==> flow/design.v <==
module fairArb (
	input logic [15:0] bids,
	output logic [15:0] wins,
	input logic get_next_win,
	input logic clk,
	input logic rst
		);
	parameter SIZE = 3;
	parameter S0=3'b000, S1=3'b001, S2=3'b010, S3=3'b011, S4=3'b100, S5=3'b101, S6=3'b110;
	logic [SIZE-1:0] state;
	logic [SIZE-1:0] next_state;
	logic [3:0] dec1;
	logic [3:0] dec2;
	logic [15:0] bid1;
	logic [15:0] bid2;
	logic [15:0] b [15:0];
	logic [15:0] d [15:0];
	logic [15:0] out_check;
	logic [3:0] new_priority;
	logic [3:0] pr_in;
	logic [15:0] bids_cycle_f;
	logic [3:0] priority_f;
	logic [3:0] priority_d;
	logic [15:0] wins_d;
	logic sB, sD;
	logic [1:0] sC;
	always @ (*) begin
		case (sC)
			2'b00: priority_d = dec2;
			2'b01: priority_d = priority_f;
			2'b10: priority_d = pr_in;
			2'b11: priority_d = 0;
		endcase
	end
	always @ (*) begin
		case (sB)
			1'b0: wins_d = bid1;
			1'b1: wins_d = bid2;
		endcase
	end
	always @ (*) begin
		case (sD)
			1'b0: begin
				bid2 = out_check;
				pr_in = new_priority + 1;
			end
			1'b1: begin
				bid2 = d[priority_f];
				pr_in = priority_f + 1;
			end
		endcase
	end
	always @ (*) begin
		bids_cycle_f = bids;
		next_state = S0;
		new_priority = 4'd0;
		out_check = 16'd0;
		if ((bids_cycle_f & 16'd1) != 16'b0) begin
			bid1 = 16'd1;
		end
		else if ((bids_cycle_f & 16'd2) != 16'b0) begin
			bid1 = 16'd2;
		end
		else if ((bids_cycle_f & 16'd4) != 16'b0) begin
			bid1 = 16'd4;
		end
		else if ((bids_cycle_f & 16'd8) != 16'b0) begin
			bid1 = 16'd8;
		end
		else if ((bids_cycle_f & 16'd16) != 16'b0) begin
			bid1 = 16'd16;
		end
		else if ((bids_cycle_f & 16'd32) != 16'b0) begin
			bid1 = 16'd32;
		end
		else if ((bids_cycle_f & 16'd64) != 16'b0) begin
			bid1 = 16'd64;
		end
		else if ((bids_cycle_f & 16'd128) != 16'b0) begin
			bid1 = 16'd128;
		end
		else if ((bids_cycle_f & 16'd256) != 16'b0) begin
			bid1 = 16'd256;
		end
		else if ((bids_cycle_f & 16'd512) != 16'b0) begin
			bid1 = 16'd512;
		end
		else if ((bids_cycle_f & 16'd1024) != 16'b0) begin
			bid1 = 16'd1024;
		end
		else if ((bids_cycle_f & 16'd2048) != 16'b0) begin
			bid1 = 16'd2048;
		end
		else if ((bids_cycle_f & 16'd4096) != 16'b0) begin
			bid1 = 16'd4096;
		end
		else if ((bids_cycle_f & 16'd8192) != 16'b0) begin
			bid1 = 16'd8192;
		end
		else if ((bids_cycle_f & 16'd16384) != 16'b0) begin
			bid1 = 16'd16384;
		end
		else if ((bids_cycle_f & 16'd32768) != 16'b0) begin
			bid1 = 16'd32768;
		end
		else begin
			bid1 = 0;
		end
		d[0] = bids_cycle_f & 16'd1;
		b[0] = (bids_cycle_f & 16'd1) >> 0;
		d[1] = bids_cycle_f & 16'd2;
		b[1] = (bids_cycle_f & 16'd2) >> 1;
		d[2] = bids_cycle_f & 16'd4;
		b[2] = (bids_cycle_f & 16'd4) >> 2;
		d[3] = bids_cycle_f & 16'd8;
		b[3] = (bids_cycle_f & 16'd8) >> 3;
		d[4] = bids_cycle_f & 16'd16;
		b[4] = (bids_cycle_f & 16'd16) >> 4;
		d[5] = bids_cycle_f & 16'd32;
		b[5] = (bids_cycle_f & 16'd32) >> 5;
		d[6] = bids_cycle_f & 16'd64;
		b[6] = (bids_cycle_f & 16'd64) >> 6;
		d[7] = bids_cycle_f & 16'd128;
		b[7] = (bids_cycle_f & 16'd128) >> 7;
		d[8] = bids_cycle_f & 16'd256;
		b[8] = (bids_cycle_f & 16'd256) >> 8;
		d[9] = bids_cycle_f & 16'd512;
		b[9] = (bids_cycle_f & 16'd512) >> 9;
		d[10] = bids_cycle_f & 16'd1024;
		b[10] = (bids_cycle_f & 16'd1024) >> 10;
		d[11] = bids_cycle_f & 16'd2048;
		b[11] = (bids_cycle_f & 16'd2048) >> 11;
		d[12] = bids_cycle_f & 16'd4096;
		b[12] = (bids_cycle_f & 16'd4096) >> 12;
		d[13] = bids_cycle_f & 16'd8192;
		b[13] = (bids_cycle_f & 16'd8192) >> 13;
		d[14] = bids_cycle_f & 16'd16384;
		b[14] = (bids_cycle_f & 16'd16384) >> 14;
		d[15] = bids_cycle_f & 16'd32768;
		b[15] = (bids_cycle_f & 16'd32768) >> 15;
                case (wins_d)
                16'd1: begin
                        dec1 = 0;
                end
                16'd2: begin
                        dec1 = 1;
                end
                16'd4: begin
                        dec1 = 2;
                end
                16'd8: begin
                        dec1 = 3;
                end
                16'd16: begin
                        dec1 = 4;
                end
                16'd32: begin
                        dec1 = 5;
                end
                16'd64: begin
                        dec1 = 6;
                end
                16'd128: begin
                        dec1 = 7;
                end
                16'd256: begin
                        dec1 = 8;
                end
                16'd512: begin
                        dec1 = 9;
                end
                16'd1024: begin
                        dec1 = 10;
                end
                16'd2048: begin
                        dec1 = 11;
                end
                16'd4096: begin
                        dec1 = 12;
                end
                16'd8192: begin
                        dec1 = 13;
                end
                16'd16384: begin
                        dec1 = 14;
                end
                16'd32768: begin
                        dec1 = 15;
                end
                default: begin
                        dec1 = 0;
                end
                endcase
		dec2 = dec1 + 1'b1;
		sD = b[priority_f] & 1'b1;
		if (bids_cycle_f == 16'b0) begin
			out_check = 16'b0;
			new_priority = new_priority;
		end
		else begin
			case (priority_f)
			5'd0: begin
			case (1'b1)
			b[1]: begin
			  new_priority = 1;
			  out_check = d[1];
			end
			b[2]: begin
			  new_priority = 2;
			  out_check = d[2];
			end
			b[3]: begin
			  new_priority = 3;
			  out_check = d[3];
			end
			b[4]: begin
			  new_priority = 4;
			  out_check = d[4];
			end
			b[5]: begin
			  new_priority = 5;
			  out_check = d[5];
			end
			b[6]: begin
			  new_priority = 6;
			  out_check = d[6];
			end
			b[7]: begin
			  new_priority = 7;
			  out_check = d[7];
			end
			b[8]: begin
			  new_priority = 8;
			  out_check = d[8];
			end
			b[9]: begin
			  new_priority = 9;
			  out_check = d[9];
			end
			b[10]: begin
			  new_priority = 10;
			  out_check = d[10];
			end
			b[11]: begin
			  new_priority = 11;
			  out_check = d[11];
			end
			b[12]: begin
			  new_priority = 12;
			  out_check = d[12];
			end
			b[13]: begin
			  new_priority = 13;
			  out_check = d[13];
			end
			b[14]: begin
			  new_priority = 14;
			  out_check = d[14];
			end
			b[15]: begin
			  new_priority = 15;
			  out_check = d[15];
			end
			endcase
			end
			5'd1: begin
			case (1'b1)
			b[2]: begin
			  new_priority = 2;
			  out_check = d[2];
			end
			b[3]: begin
			  new_priority = 3;
			  out_check = d[3];
			end
			b[4]: begin
			  new_priority = 4;
			  out_check = d[4];
			end
			b[5]: begin
			  new_priority = 5;
			  out_check = d[5];
			end
			b[6]: begin
			  new_priority = 6;
			  out_check = d[6];
			end
			b[7]: begin
			  new_priority = 7;
			  out_check = d[7];
			end
			b[8]: begin
			  new_priority = 8;
			  out_check = d[8];
			end
			b[9]: begin
			  new_priority = 9;
			  out_check = d[9];
			end
			b[10]: begin
			  new_priority = 10;
			  out_check = d[10];
			end
			b[11]: begin
			  new_priority = 11;
			  out_check = d[11];
			end
			b[12]: begin
			  new_priority = 12;
			  out_check = d[12];
			end
			b[13]: begin
			  new_priority = 13;
			  out_check = d[13];
			end
			b[14]: begin
			  new_priority = 14;
			  out_check = d[14];
			end
			b[15]: begin
			  new_priority = 15;
			  out_check = d[15];
			end
			b[0]: begin
			  new_priority = 0;
			  out_check = d[0];
			end
			endcase
			end
			5'd2: begin
			case (1'b1)
			b[3]: begin
			  new_priority = 3;
			  out_check = d[3];
			end
			b[4]: begin
			  new_priority = 4;
			  out_check = d[4];
			end
			b[5]: begin
			  new_priority = 5;
			  out_check = d[5];
			end
			b[6]: begin
			  new_priority = 6;
			  out_check = d[6];
			end
			b[7]: begin
			  new_priority = 7;
			  out_check = d[7];
			end
			b[8]: begin
			  new_priority = 8;
			  out_check = d[8];
			end
			b[9]: begin
			  new_priority = 9;
			  out_check = d[9];
			end
			b[10]: begin
			  new_priority = 10;
			  out_check = d[10];
			end
			b[11]: begin
			  new_priority = 11;
			  out_check = d[11];
			end
			b[12]: begin
			  new_priority = 12;
			  out_check = d[12];
			end
			b[13]: begin
			  new_priority = 13;
			  out_check = d[13];
			end
			b[14]: begin
			  new_priority = 14;
			  out_check = d[14];
			end
			b[15]: begin
			  new_priority = 15;
			  out_check = d[15];
			end
			b[0]: begin
			  new_priority = 0;
			  out_check = d[0];
			end
			b[1]: begin
			  new_priority = 1;
			  out_check = d[1];
			end
			endcase
			end
			5'd3: begin
			case (1'b1)
			b[4]: begin
			  new_priority = 4;
			  out_check = d[4];
			end
			b[5]: begin
			  new_priority = 5;
			  out_check = d[5];
			end
			b[6]: begin
			  new_priority = 6;
			  out_check = d[6];
			end
			b[7]: begin
			  new_priority = 7;
			  out_check = d[7];
			end
			b[8]: begin
			  new_priority = 8;
			  out_check = d[8];
			end
			b[9]: begin
			  new_priority = 9;
			  out_check = d[9];
			end
			b[10]: begin
			  new_priority = 10;
			  out_check = d[10];
			end
			b[11]: begin
			  new_priority = 11;
			  out_check = d[11];
			end
			b[12]: begin
			  new_priority = 12;
			  out_check = d[12];
			end
			b[13]: begin
			  new_priority = 13;
			  out_check = d[13];
			end
			b[14]: begin
			  new_priority = 14;
			  out_check = d[14];
			end
			b[15]: begin
			  new_priority = 15;
			  out_check = d[15];
			end
			b[0]: begin
			  new_priority = 0;
			  out_check = d[0];
			end
			b[1]: begin
			  new_priority = 1;
			  out_check = d[1];
			end
			b[2]: begin
			  new_priority = 2;
			  out_check = d[2];
			end
			endcase
			end
			5'd4: begin
			case (1'b1)
			b[5]: begin
			  new_priority = 5;
			  out_check = d[5];
			end
			b[6]: begin
			  new_priority = 6;
			  out_check = d[6];
			end
			b[7]: begin
			  new_priority = 7;
			  out_check = d[7];
			end
			b[8]: begin
			  new_priority = 8;
			  out_check = d[8];
			end
			b[9]: begin
			  new_priority = 9;
			  out_check = d[9];
			end
			b[10]: begin
			  new_priority = 10;
			  out_check = d[10];
			end
			b[11]: begin
			  new_priority = 11;
			  out_check = d[11];
			end
			b[12]: begin
			  new_priority = 12;
			  out_check = d[12];
			end
			b[13]: begin
			  new_priority = 13;
			  out_check = d[13];
			end
			b[14]: begin
			  new_priority = 14;
			  out_check = d[14];
			end
			b[15]: begin
			  new_priority = 15;
			  out_check = d[15];
			end
			b[0]: begin
			  new_priority = 0;
			  out_check = d[0];
			end
			b[1]: begin
			  new_priority = 1;
			  out_check = d[1];
			end
			b[2]: begin
			  new_priority = 2;
			  out_check = d[2];
			end
			b[3]: begin
			  new_priority = 3;
			  out_check = d[3];
			end
			endcase
			end
			5'd5: begin
			case (1'b1)
			b[6]: begin
			  new_priority = 6;
			  out_check = d[6];
			end
			b[7]: begin
			  new_priority = 7;
			  out_check = d[7];
			end
			b[8]: begin
			  new_priority = 8;
			  out_check = d[8];
			end
			b[9]: begin
			  new_priority = 9;
			  out_check = d[9];
			end
			b[10]: begin
			  new_priority = 10;
			  out_check = d[10];
			end
			b[11]: begin
			  new_priority = 11;
			  out_check = d[11];
			end
			b[12]: begin
			  new_priority = 12;
			  out_check = d[12];
			end
			b[13]: begin
			  new_priority = 13;
			  out_check = d[13];
			end
			b[14]: begin
			  new_priority = 14;
			  out_check = d[14];
			end
			b[15]: begin
			  new_priority = 15;
			  out_check = d[15];
			end
			b[0]: begin
			  new_priority = 0;
			  out_check = d[0];
			end
			b[1]: begin
			  new_priority = 1;
			  out_check = d[1];
			end
			b[2]: begin
			  new_priority = 2;
			  out_check = d[2];
			end
			b[3]: begin
			  new_priority = 3;
			  out_check = d[3];
			end
			b[4]: begin
			  new_priority = 4;
			  out_check = d[4];
			end
			endcase
			end
			5'd6: begin
			case (1'b1)
			b[7]: begin
			  new_priority = 7;
			  out_check = d[7];
			end
			b[8]: begin
			  new_priority = 8;
			  out_check = d[8];
			end
			b[9]: begin
			  new_priority = 9;
			  out_check = d[9];
			end
			b[10]: begin
			  new_priority = 10;
			  out_check = d[10];
			end
			b[11]: begin
			  new_priority = 11;
			  out_check = d[11];
			end
			b[12]: begin
			  new_priority = 12;
			  out_check = d[12];
			end
			b[13]: begin
			  new_priority = 13;
			  out_check = d[13];
			end
			b[14]: begin
			  new_priority = 14;
			  out_check = d[14];
			end
			b[15]: begin
			  new_priority = 15;
			  out_check = d[15];
			end
			b[0]: begin
			  new_priority = 0;
			  out_check = d[0];
			end
			b[1]: begin
			  new_priority = 1;
			  out_check = d[1];
			end
			b[2]: begin
			  new_priority = 2;
			  out_check = d[2];
			end
			b[3]: begin
			  new_priority = 3;
			  out_check = d[3];
			end
			b[4]: begin
			  new_priority = 4;
			  out_check = d[4];
			end
			b[5]: begin
			  new_priority = 5;
			  out_check = d[5];
			end
			endcase
			end
			5'd7: begin
			case (1'b1)
			b[8]: begin
			  new_priority = 8;
			  out_check = d[8];
			end
			b[9]: begin
			  new_priority = 9;
			  out_check = d[9];
			end
			b[10]: begin
			  new_priority = 10;
			  out_check = d[10];
			end
			b[11]: begin
			  new_priority = 11;
			  out_check = d[11];
			end
			b[12]: begin
			  new_priority = 12;
			  out_check = d[12];
			end
			b[13]: begin
			  new_priority = 13;
			  out_check = d[13];
			end
			b[14]: begin
			  new_priority = 14;
			  out_check = d[14];
			end
			b[15]: begin
			  new_priority = 15;
			  out_check = d[15];
			end
			b[0]: begin
			  new_priority = 0;
			  out_check = d[0];
			end
			b[1]: begin
			  new_priority = 1;
			  out_check = d[1];
			end
			b[2]: begin
			  new_priority = 2;
			  out_check = d[2];
			end
			b[3]: begin
			  new_priority = 3;
			  out_check = d[3];
			end
			b[4]: begin
			  new_priority = 4;
			  out_check = d[4];
			end
			b[5]: begin
			  new_priority = 5;
			  out_check = d[5];
			end
			b[6]: begin
			  new_priority = 6;
			  out_check = d[6];
			end
			endcase
			end
			5'd8: begin
			case (1'b1)
			b[9]: begin
			  new_priority = 9;
			  out_check = d[9];
			end
			b[10]: begin
			  new_priority = 10;
			  out_check = d[10];
			end
			b[11]: begin
			  new_priority = 11;
			  out_check = d[11];
			end
			b[12]: begin
			  new_priority = 12;
			  out_check = d[12];
			end
			b[13]: begin
			  new_priority = 13;
			  out_check = d[13];
			end
			b[14]: begin
			  new_priority = 14;
			  out_check = d[14];
			end
			b[15]: begin
			  new_priority = 15;
			  out_check = d[15];
			end
			b[0]: begin
			  new_priority = 0;
			  out_check = d[0];
			end
			b[1]: begin
			  new_priority = 1;
			  out_check = d[1];
			end
			b[2]: begin
			  new_priority = 2;
			  out_check = d[2];
			end
			b[3]: begin
			  new_priority = 3;
			  out_check = d[3];
			end
			b[4]: begin
			  new_priority = 4;
			  out_check = d[4];
			end
			b[5]: begin
			  new_priority = 5;
			  out_check = d[5];
			end
			b[6]: begin
			  new_priority = 6;
			  out_check = d[6];
			end
			b[7]: begin
			  new_priority = 7;
			  out_check = d[7];
			end
			endcase
			end
			5'd9: begin
			case (1'b1)
			b[10]: begin
			  new_priority = 10;
			  out_check = d[10];
			end
			b[11]: begin
			  new_priority = 11;
			  out_check = d[11];
			end
			b[12]: begin
			  new_priority = 12;
			  out_check = d[12];
			end
			b[13]: begin
			  new_priority = 13;
			  out_check = d[13];
			end
			b[14]: begin
			  new_priority = 14;
			  out_check = d[14];
			end
			b[15]: begin
			  new_priority = 15;
			  out_check = d[15];
			end
			b[0]: begin
			  new_priority = 0;
			  out_check = d[0];
			end
			b[1]: begin
			  new_priority = 1;
			  out_check = d[1];
			end
			b[2]: begin
			  new_priority = 2;
			  out_check = d[2];
			end
			b[3]: begin
			  new_priority = 3;
			  out_check = d[3];
			end
			b[4]: begin
			  new_priority = 4;
			  out_check = d[4];
			end
			b[5]: begin
			  new_priority = 5;
			  out_check = d[5];
			end
			b[6]: begin
			  new_priority = 6;
			  out_check = d[6];
			end
			b[7]: begin
			  new_priority = 7;
			  out_check = d[7];
			end
			b[8]: begin
			  new_priority = 8;
			  out_check = d[8];
			end
			endcase
			end
			5'd10: begin
			case (1'b1)
			b[11]: begin
			  new_priority = 11;
			  out_check = d[11];
			end
			b[12]: begin
			  new_priority = 12;
			  out_check = d[12];
			end
			b[13]: begin
			  new_priority = 13;
			  out_check = d[13];
			end
			b[14]: begin
			  new_priority = 14;
			  out_check = d[14];
			end
			b[15]: begin
			  new_priority = 15;
			  out_check = d[15];
			end
			b[0]: begin
			  new_priority = 0;
			  out_check = d[0];
			end
			b[1]: begin
			  new_priority = 1;
			  out_check = d[1];
			end
			b[2]: begin
			  new_priority = 2;
			  out_check = d[2];
			end
			b[3]: begin
			  new_priority = 3;
			  out_check = d[3];
			end
			b[4]: begin
			  new_priority = 4;
			  out_check = d[4];
			end
			b[5]: begin
			  new_priority = 5;
			  out_check = d[5];
			end
			b[6]: begin
			  new_priority = 6;
			  out_check = d[6];
			end
			b[7]: begin
			  new_priority = 7;
			  out_check = d[7];
			end
			b[8]: begin
			  new_priority = 8;
			  out_check = d[8];
			end
			b[9]: begin
			  new_priority = 9;
			  out_check = d[9];
			end
			endcase
			end
			5'd11: begin
			case (1'b1)
			b[12]: begin
			  new_priority = 12;
			  out_check = d[12];
			end
			b[13]: begin
			  new_priority = 13;
			  out_check = d[13];
			end
			b[14]: begin
			  new_priority = 14;
			  out_check = d[14];
			end
			b[15]: begin
			  new_priority = 15;
			  out_check = d[15];
			end
			b[0]: begin
			  new_priority = 0;
			  out_check = d[0];
			end
			b[1]: begin
			  new_priority = 1;
			  out_check = d[1];
			end
			b[2]: begin
			  new_priority = 2;
			  out_check = d[2];
			end
			b[3]: begin
			  new_priority = 3;
			  out_check = d[3];
			end
			b[4]: begin
			  new_priority = 4;
			  out_check = d[4];
			end
			b[5]: begin
			  new_priority = 5;
			  out_check = d[5];
			end
			b[6]: begin
			  new_priority = 6;
			  out_check = d[6];
			end
			b[7]: begin
			  new_priority = 7;
			  out_check = d[7];
			end
			b[8]: begin
			  new_priority = 8;
			  out_check = d[8];
			end
			b[9]: begin
			  new_priority = 9;
			  out_check = d[9];
			end
			b[10]: begin
			  new_priority = 10;
			  out_check = d[10];
			end
			endcase
			end
			5'd12: begin
			case (1'b1)
			b[13]: begin
			  new_priority = 13;
			  out_check = d[13];
			end
			b[14]: begin
			  new_priority = 14;
			  out_check = d[14];
			end
			b[15]: begin
			  new_priority = 15;
			  out_check = d[15];
			end
			b[0]: begin
			  new_priority = 0;
			  out_check = d[0];
			end
			b[1]: begin
			  new_priority = 1;
			  out_check = d[1];
			end
			b[2]: begin
			  new_priority = 2;
			  out_check = d[2];
			end
			b[3]: begin
			  new_priority = 3;
			  out_check = d[3];
			end
			b[4]: begin
			  new_priority = 4;
			  out_check = d[4];
			end
			b[5]: begin
			  new_priority = 5;
			  out_check = d[5];
			end
			b[6]: begin
			  new_priority = 6;
			  out_check = d[6];
			end
			b[7]: begin
			  new_priority = 7;
			  out_check = d[7];
			end
			b[8]: begin
			  new_priority = 8;
			  out_check = d[8];
			end
			b[9]: begin
			  new_priority = 9;
			  out_check = d[9];
			end
			b[10]: begin
			  new_priority = 10;
			  out_check = d[10];
			end
			b[11]: begin
			  new_priority = 11;
			  out_check = d[11];
			end
			endcase
			end
			5'd13: begin
			case (1'b1)
			b[14]: begin
			  new_priority = 14;
			  out_check = d[14];
			end
			b[15]: begin
			  new_priority = 15;
			  out_check = d[15];
			end
			b[0]: begin
			  new_priority = 0;
			  out_check = d[0];
			end
			b[1]: begin
			  new_priority = 1;
			  out_check = d[1];
			end
			b[2]: begin
			  new_priority = 2;
			  out_check = d[2];
			end
			b[3]: begin
			  new_priority = 3;
			  out_check = d[3];
			end
			b[4]: begin
			  new_priority = 4;
			  out_check = d[4];
			end
			b[5]: begin
			  new_priority = 5;
			  out_check = d[5];
			end
			b[6]: begin
			  new_priority = 6;
			  out_check = d[6];
			end
			b[7]: begin
			  new_priority = 7;
			  out_check = d[7];
			end
			b[8]: begin
			  new_priority = 8;
			  out_check = d[8];
			end
			b[9]: begin
			  new_priority = 9;
			  out_check = d[9];
			end
			b[10]: begin
			  new_priority = 10;
			  out_check = d[10];
			end
			b[11]: begin
			  new_priority = 11;
			  out_check = d[11];
			end
			b[12]: begin
			  new_priority = 12;
			  out_check = d[12];
			end
			endcase
			end
			5'd14: begin
			case (1'b1)
			b[15]: begin
			  new_priority = 15;
			  out_check = d[15];
			end
			b[0]: begin
			  new_priority = 0;
			  out_check = d[0];
			end
			b[1]: begin
			  new_priority = 1;
			  out_check = d[1];
			end
			b[2]: begin
			  new_priority = 2;
			  out_check = d[2];
			end
			b[3]: begin
			  new_priority = 3;
			  out_check = d[3];
			end
			b[4]: begin
			  new_priority = 4;
			  out_check = d[4];
			end
			b[5]: begin
			  new_priority = 5;
			  out_check = d[5];
			end
			b[6]: begin
			  new_priority = 6;
			  out_check = d[6];
			end
			b[7]: begin
			  new_priority = 7;
			  out_check = d[7];
			end
			b[8]: begin
			  new_priority = 8;
			  out_check = d[8];
			end
			b[9]: begin
			  new_priority = 9;
			  out_check = d[9];
			end
			b[10]: begin
			  new_priority = 10;
			  out_check = d[10];
			end
			b[11]: begin
			  new_priority = 11;
			  out_check = d[11];
			end
			b[12]: begin
			  new_priority = 12;
			  out_check = d[12];
			end
			b[13]: begin
			  new_priority = 13;
			  out_check = d[13];
			end
			endcase
			end
			5'd15: begin
			case (1'b1)
			b[0]: begin
			  new_priority = 0;
			  out_check = d[0];
			end
			b[1]: begin
			  new_priority = 1;
			  out_check = d[1];
			end
			b[2]: begin
			  new_priority = 2;
			  out_check = d[2];
			end
			b[3]: begin
			  new_priority = 3;
			  out_check = d[3];
			end
			b[4]: begin
			  new_priority = 4;
			  out_check = d[4];
			end
			b[5]: begin
			  new_priority = 5;
			  out_check = d[5];
			end
			b[6]: begin
			  new_priority = 6;
			  out_check = d[6];
			end
			b[7]: begin
			  new_priority = 7;
			  out_check = d[7];
			end
			b[8]: begin
			  new_priority = 8;
			  out_check = d[8];
			end
			b[9]: begin
			  new_priority = 9;
			  out_check = d[9];
			end
			b[10]: begin
			  new_priority = 10;
			  out_check = d[10];
			end
			b[11]: begin
			  new_priority = 11;
			  out_check = d[11];
			end
			b[12]: begin
			  new_priority = 12;
			  out_check = d[12];
			end
			b[13]: begin
			  new_priority = 13;
			  out_check = d[13];
			end
			b[14]: begin
			  new_priority = 14;
			  out_check = d[14];
			end
			endcase
			end
			endcase
		end
        case (state)
        S0: begin
			sB = 0;
			sC = 2'b11;
			next_state = S1;
        end
        S1: begin
			sB = 0;
			sC = 2'b00;
			next_state = S2;
		end
		S2: begin
			sB = 1;
			if (get_next_win == 1)  begin
				if (bids_cycle_f == 16'b0) begin
					sC = 2'b01;
				end
				else begin
					sC = 2'b10;
				end
			end
			else begin
				sC = 2'b01;
			end
			next_state = S2;
		end
		default: begin
			sC = 2'b11;
			sB = 0;
		end
		endcase
	end
	always @ (posedge clk) begin
		if (~rst) begin
			wins <= 0;
		end
		else begin
			wins <= wins_d;
		end
	end
	always @ (posedge clk) begin
		if (~rst) begin
			priority_f <= 0;
		end
		else begin
			priority_f <= priority_d;
		end
	end
	always @ (posedge clk) begin
		if (~rst) begin
			state <= S0;
		end
		else begin
			state <= next_state;
		end
	end
endmodule
From RTL to reports: fairArb
What the tools print for fairArb, step after step.
Lines are those of the file above, counted from 1.
Operators carry their Yosys type and port widths (W data, S select, Z words).
Library cell names are shortened.
Not given: n/a

set-up
  design top = fairArb
  clock = clk
  library = sky130hd
  timing corner = tt_025C_1v80

Elaborated design
Counts by Yosys on the flattened word-level netlist (proc, flatten, opt, wreduce). Print and check cells are left out. Cells with the same type and inputs are merged into one.

word-level totals
  register bits = 23
  bits in latches = 0
  RAM bits = 0
  memory bits (read-only) = 0
  clocked read ports x word width = 0
  memories kept = 0
  input bits = 19
  output and inout bits = 16
  word-level cells = 530

cells by class
  $add $sub $neg = 3
  multiply operators = 0
  div/mod/pow operators = 0
  order comparisons = 0
  equal/unequal tests = 35
  shift-type cells = 0
  muxes and demuxes = 482
  bitwise operators = 2
  reductions and logical operators = 5

operator list
  cell                    number
  $mux W16                122
  $mux W4                 195
  $pmux W16 S16           2
  $mux W15                15
  $mux W14                14
  $mux W13                13
  $mux W12                12
  $mux W11                11
  $mux W10                10
  $mux W3                 29
  $mux W9                 9
  $pmux W4 S16            1
  $pmux W16 S2            2
  $mux W8                 8
  $pmux W4 S15            1
  $mux W7                 7
  $mux W6                 6
  $eq A4 B4 Y1 const B    8
  $mux W5                 5
  $mux W2                 11
  $eq A16 B10 Y1 const B  1
  $eq A16 B11 Y1 const B  1
  $eq A16 B12 Y1 const B  1
  $eq A16 B13 Y1 const B  1
  $eq A16 B14 Y1 const B  1
  $eq A16 B15 Y1 const B  1
  $eq A16 B16 Y1 const B  1
  $eq A16 B2 Y1 const B   1

Other operator kinds: 26; their cells: 38.

Depth
Yosys ltp: most cells in a row. Word level: on the elaborated netlist, between registers, memories and ports. Mapped: between sequential cells and ports; inverters and the memories' decode and read muxes count.

logic depth
  depth after elaboration = 23
  ABC_AREA = 0
  mapped depth = 17
  depth with buffers taken out = 15

Synthesis result
The flow's flattened synthesis, as Yosys stat reports it; memories are mapped. The netlist is that of the ABC_AREA named above (0 if unset); the other value can give another one.

synthesis totals
  standard cells after synthesis = 379
  synthesis area = 2695.1 um^2
  sequential part of the area = 460.4 um^2
  mapped flip-flops = 23
  buffer cells = 31

cells by type
  cell type  number  area in all (um^2)
  dfxtp_1    23      460.442
  a21oi_1    25      125.12
  nand2_1    32      120.115
  nor2_1     31      116.362
  o21ai_0    20      100.096
  nand3_1    18      90.086
  nor2b_1    14      87.584
  nor3_1     14      70.067
  nor4_4     3       63.811
  nand2b_1   9       56.304
  nand4_1    9       56.304
  clkbuf_1   14      52.55
  nor3b_1    7       52.55
  a31oi_1    8       50.048
  and2_1     8       50.048
  buf_2      9       45.043
  o211ai_1   6       45.043
  o31ai_1    6       45.043

Not listed: further types 66, cells in them 123.

Path before layout
Path of least setup slack by OpenSTA after synthesis, without wires, with an ideal clock, recovery checks aside; 20% of the period is set as input and as output delay. Where synthesis merged equal registers, the netlist keeps one of their names.

path post-synthesis
  path kind = input to register
  start point = input port bids[2]
  end point = register priority_f[2]
  clock period = 4.0 ns
  input delay = 0.800 ns
  setup time = 0.069 ns
  time at the first pin = 0.800 ns
  arrival time = 3.343 ns
  data required time = 3.931 ns
  path slack = 0.588 ns
  path delay = 2.612 ns
  driving pins on the path = 14
  buffers on the path = 1
  synthesis period reached = 3.412 ns

"path delay" is the arrival time less input delay plus setup time.
"driving pins on the path": output pins that drive a net of the path, with the launching flip-flop's if there is one; two outputs of one cell count as two.
"synthesis period reached" is the clock period less the worst setup slack; recovery checks do not enter. This is arithmetic on one report: input and output delays are still those of the set period (20% each).
Between the ends stands the longest chain of elaborated cells between them, by number of cells; it is not shown to be the way that was timed. Of several equally long chains one is given.
Each line given opens the expression or statement behind the cell; cells for indexed reads and writes are added by Yosys, which also makes memories of some case tables.

between the ends, post-synthesis
  cells stage by stage = buf_6 -> or3b_1 -> a2111o_1 -> o2111ai_1 -> a211oi_1 -> o311a_1 -> nor3_1 -> nor2_1 -> nand4_1 -> ha_1 -> inv_1 -> and4b_1 -> a211o_1 -> a21oi_2
  cells in the longest elaborated chain = 23
  elaborated cells on any way between the ends = 277
  classes of those cells = add/sub: 2; eq/ne: 18; mux: 254; logic: 1; reduce/logical: 2

RTL lines, path post-synthesis
  element                 line  text
  start, declared         2     input logic [15:0] bids,
  $mux W3 (3 in a row)    395   case (1'b1)
  $mux W16 (12 in a row)  395
  $pmux W16 S16           201   case (priority_f)
  $mux W16                196   if (bids_cycle_f == 16'b0) begin
  $pmux W16 S2            42    case (sD)
  $pmux W16 S2            36    case (sB)
  $eq A16 B16 Y1          141   case (wins_d)
  $pmux W4 S15            141
  $add A4 B1 Y4           194   dec2 = dec1 + 1'b1;
  $pmux W4 S3             28    case (sC)
  end, assigned           1270  priority_f <= 0;
  end, assigned           1273  priority_f <= priority_d;
  end, declared           22    logic [3:0] priority_f;

Timing after layout
From the final timing report of flow run 1: the path of least setup slack in the routed layout; clock arrival at registers is part of the times.

path after layout
  path kind = input to register
  start point = input port bids[2]
  end point = register priority_f[2]
  clock period = 4.0 ns
  input delay = 0.80 ns
  setup time = 0.07 ns
  time at the first pin = 0.80 ns
  arrival time = 4.11 ns
  data required time = 4.19 ns
  path slack = 0.08 ns
  driving pins on the path = 16
  buffers on the path = 3

Between the ends stands the longest chain of elaborated cells between them, by number of cells; it is not shown to be the way that was timed. Of several equally long chains one is given.

between the ends, after layout
  cells stage by stage = clkdlybuf4s50_1 -> buf_6 -> or3b_1 -> a2111o_1 -> buf_4 -> o211ai_2 -> a21oi_2 -> o211ai_2 -> a31oi_4 -> and4_1 -> nand4_1 -> ha_1 -> inv_1 -> and4b_1 -> a211o_1 -> a21oi_2
  cells in the longest elaborated chain = 23
  elaborated cells on any way between the ends = 277
  classes of those cells = add/sub: 2; eq/ne: 18; mux: 254; logic: 1; reduce/logical: 2

RTL lines, path after layout
  element                 line  text
  start, declared         2     input logic [15:0] bids,
  $mux W3 (3 in a row)    395   case (1'b1)
  $mux W16 (12 in a row)  395
  $pmux W16 S16           201   case (priority_f)
  $mux W16                196   if (bids_cycle_f == 16'b0) begin
  $pmux W16 S2            42    case (sD)
  $pmux W16 S2            36    case (sB)
  $eq A16 B16 Y1          141   case (wins_d)
  $pmux W4 S15            141
  $add A4 B1 Y4           194   dec2 = dec1 + 1'b1;
  $pmux W4 S3             28    case (sC)
  end, assigned           1270  priority_f <= 0;
  end, assigned           1273  priority_f <= priority_d;
  end, declared           22    logic [3:0] priority_f;

Wiki page: fairArb / flow data

Module fairArb, platform sky130hd: 4 stored runs of the flow (Yosys, OpenROAD) with differing settings, in no particular order. Input and output delays are each 20% of the period that was set; the output load is 0.01 pF.
"achieved clock period (ns)" is the run's clock period less its worst setup slack. It is reckoned from that one timing run; input and output delays stay at 20% of the period that was set.
"finish__power__total" rests on the timing tool's default activity at the inputs, not on a simulated workload.

settings of flow run 1
{
  "CAP_MARGIN": 10,
  "CELL_PAD_IN_SITES_DETAIL_PLACEMENT": 1,
  "CELL_PAD_IN_SITES_GLOBAL_PLACEMENT": 2,
  "CORE_MARGIN": 10,
  "CORE_UTILIZATION": 40,
  "GPL_TIMING_DRIVEN": 0,
  "MAX_ROUTING_LAYER": "met5",
  "MIN_ROUTING_LAYER": "met1",
  "PLACE_DENSITY_LB_ADDON": 0.01,
  "TNS_END_PERCENT": 95,
  "period_ns": 4.0,
  "SLEW_MARGIN": 20
}
report of flow run 1
yosys chip area after synthesis (um^2): 2695.1
finish__design__die__area: 10421.3
finish__design__instance__area__stdcell: 3264.4
finish__timing__setup__ws: 0.081
finish__timing__hold__ws: 0.443
finish__power__total: 7.322e-04
achieved clock period (ns): 3.919

settings of flow run 2
{
  "CAP_MARGIN": 10,
  "CELL_PAD_IN_SITES_DETAIL_PLACEMENT": 0,
  "CELL_PAD_IN_SITES_GLOBAL_PLACEMENT": 2,
  "CORE_MARGIN": 2,
  "CORE_UTILIZATION": 40,
  "GPL_TIMING_DRIVEN": 0,
  "MAX_ROUTING_LAYER": "met5",
  "MIN_ROUTING_LAYER": "met1",
  "PLACE_DENSITY_LB_ADDON": 0.01,
  "TNS_END_PERCENT": 95,
  "period_ns": 4.0,
  "SLEW_MARGIN": 20
}
report of flow run 2
yosys chip area after synthesis (um^2): 2695.1
finish__design__die__area: 7410.6
finish__design__instance__area__stdcell: 3234.3
finish__timing__setup__ws: 0.067
finish__timing__hold__ws: 0.438
finish__power__total: 7.258e-04
achieved clock period (ns): 3.933

settings of flow run 3
{
  "CORE_UTILIZATION": 40,
  "period_ns": 3.75,
  "CAP_MARGIN": 20,
  "CORE_MARGIN": 2,
  "SLEW_MARGIN": 20
}
report of flow run 3
yosys chip area after synthesis (um^2): 2695.1
finish__design__die__area: 7410.6
finish__design__instance__area__stdcell: 3913.8
finish__timing__setup__ws: 0.118
finish__timing__hold__ws: 0.445
finish__power__total: 8.352e-04
achieved clock period (ns): 3.632

settings of flow run 4
{
  "CAP_MARGIN": 5,
  "CELL_PAD_IN_SITES_GLOBAL_PLACEMENT": 3,
  "CORE_UTILIZATION": 32,
  "CTS_CLUSTER_DIAMETER": 333,
  "CTS_CLUSTER_SIZE": 79,
  "GPL_ROUTABILITY_DRIVEN": 0,
  "GPL_TIMING_DRIVEN": 0,
  "MAX_ROUTING_LAYER": "met4",
  "PLACE_DENSITY_LB_ADDON": 0.22,
  "SETUP_SLACK_MARGIN": 1.06,
  "period_ns": 5.56,
  "CORE_MARGIN": 2,
  "SLEW_MARGIN": 20
}
report of flow run 4
yosys chip area after synthesis (um^2): 2695.1
finish__design__die__area: 9171.9
finish__design__instance__area__stdcell: 3183.1
finish__timing__setup__ws: 1.230
finish__timing__hold__ws: 0.438
finish__power__total: 5.135e-04
achieved clock period (ns): 4.330
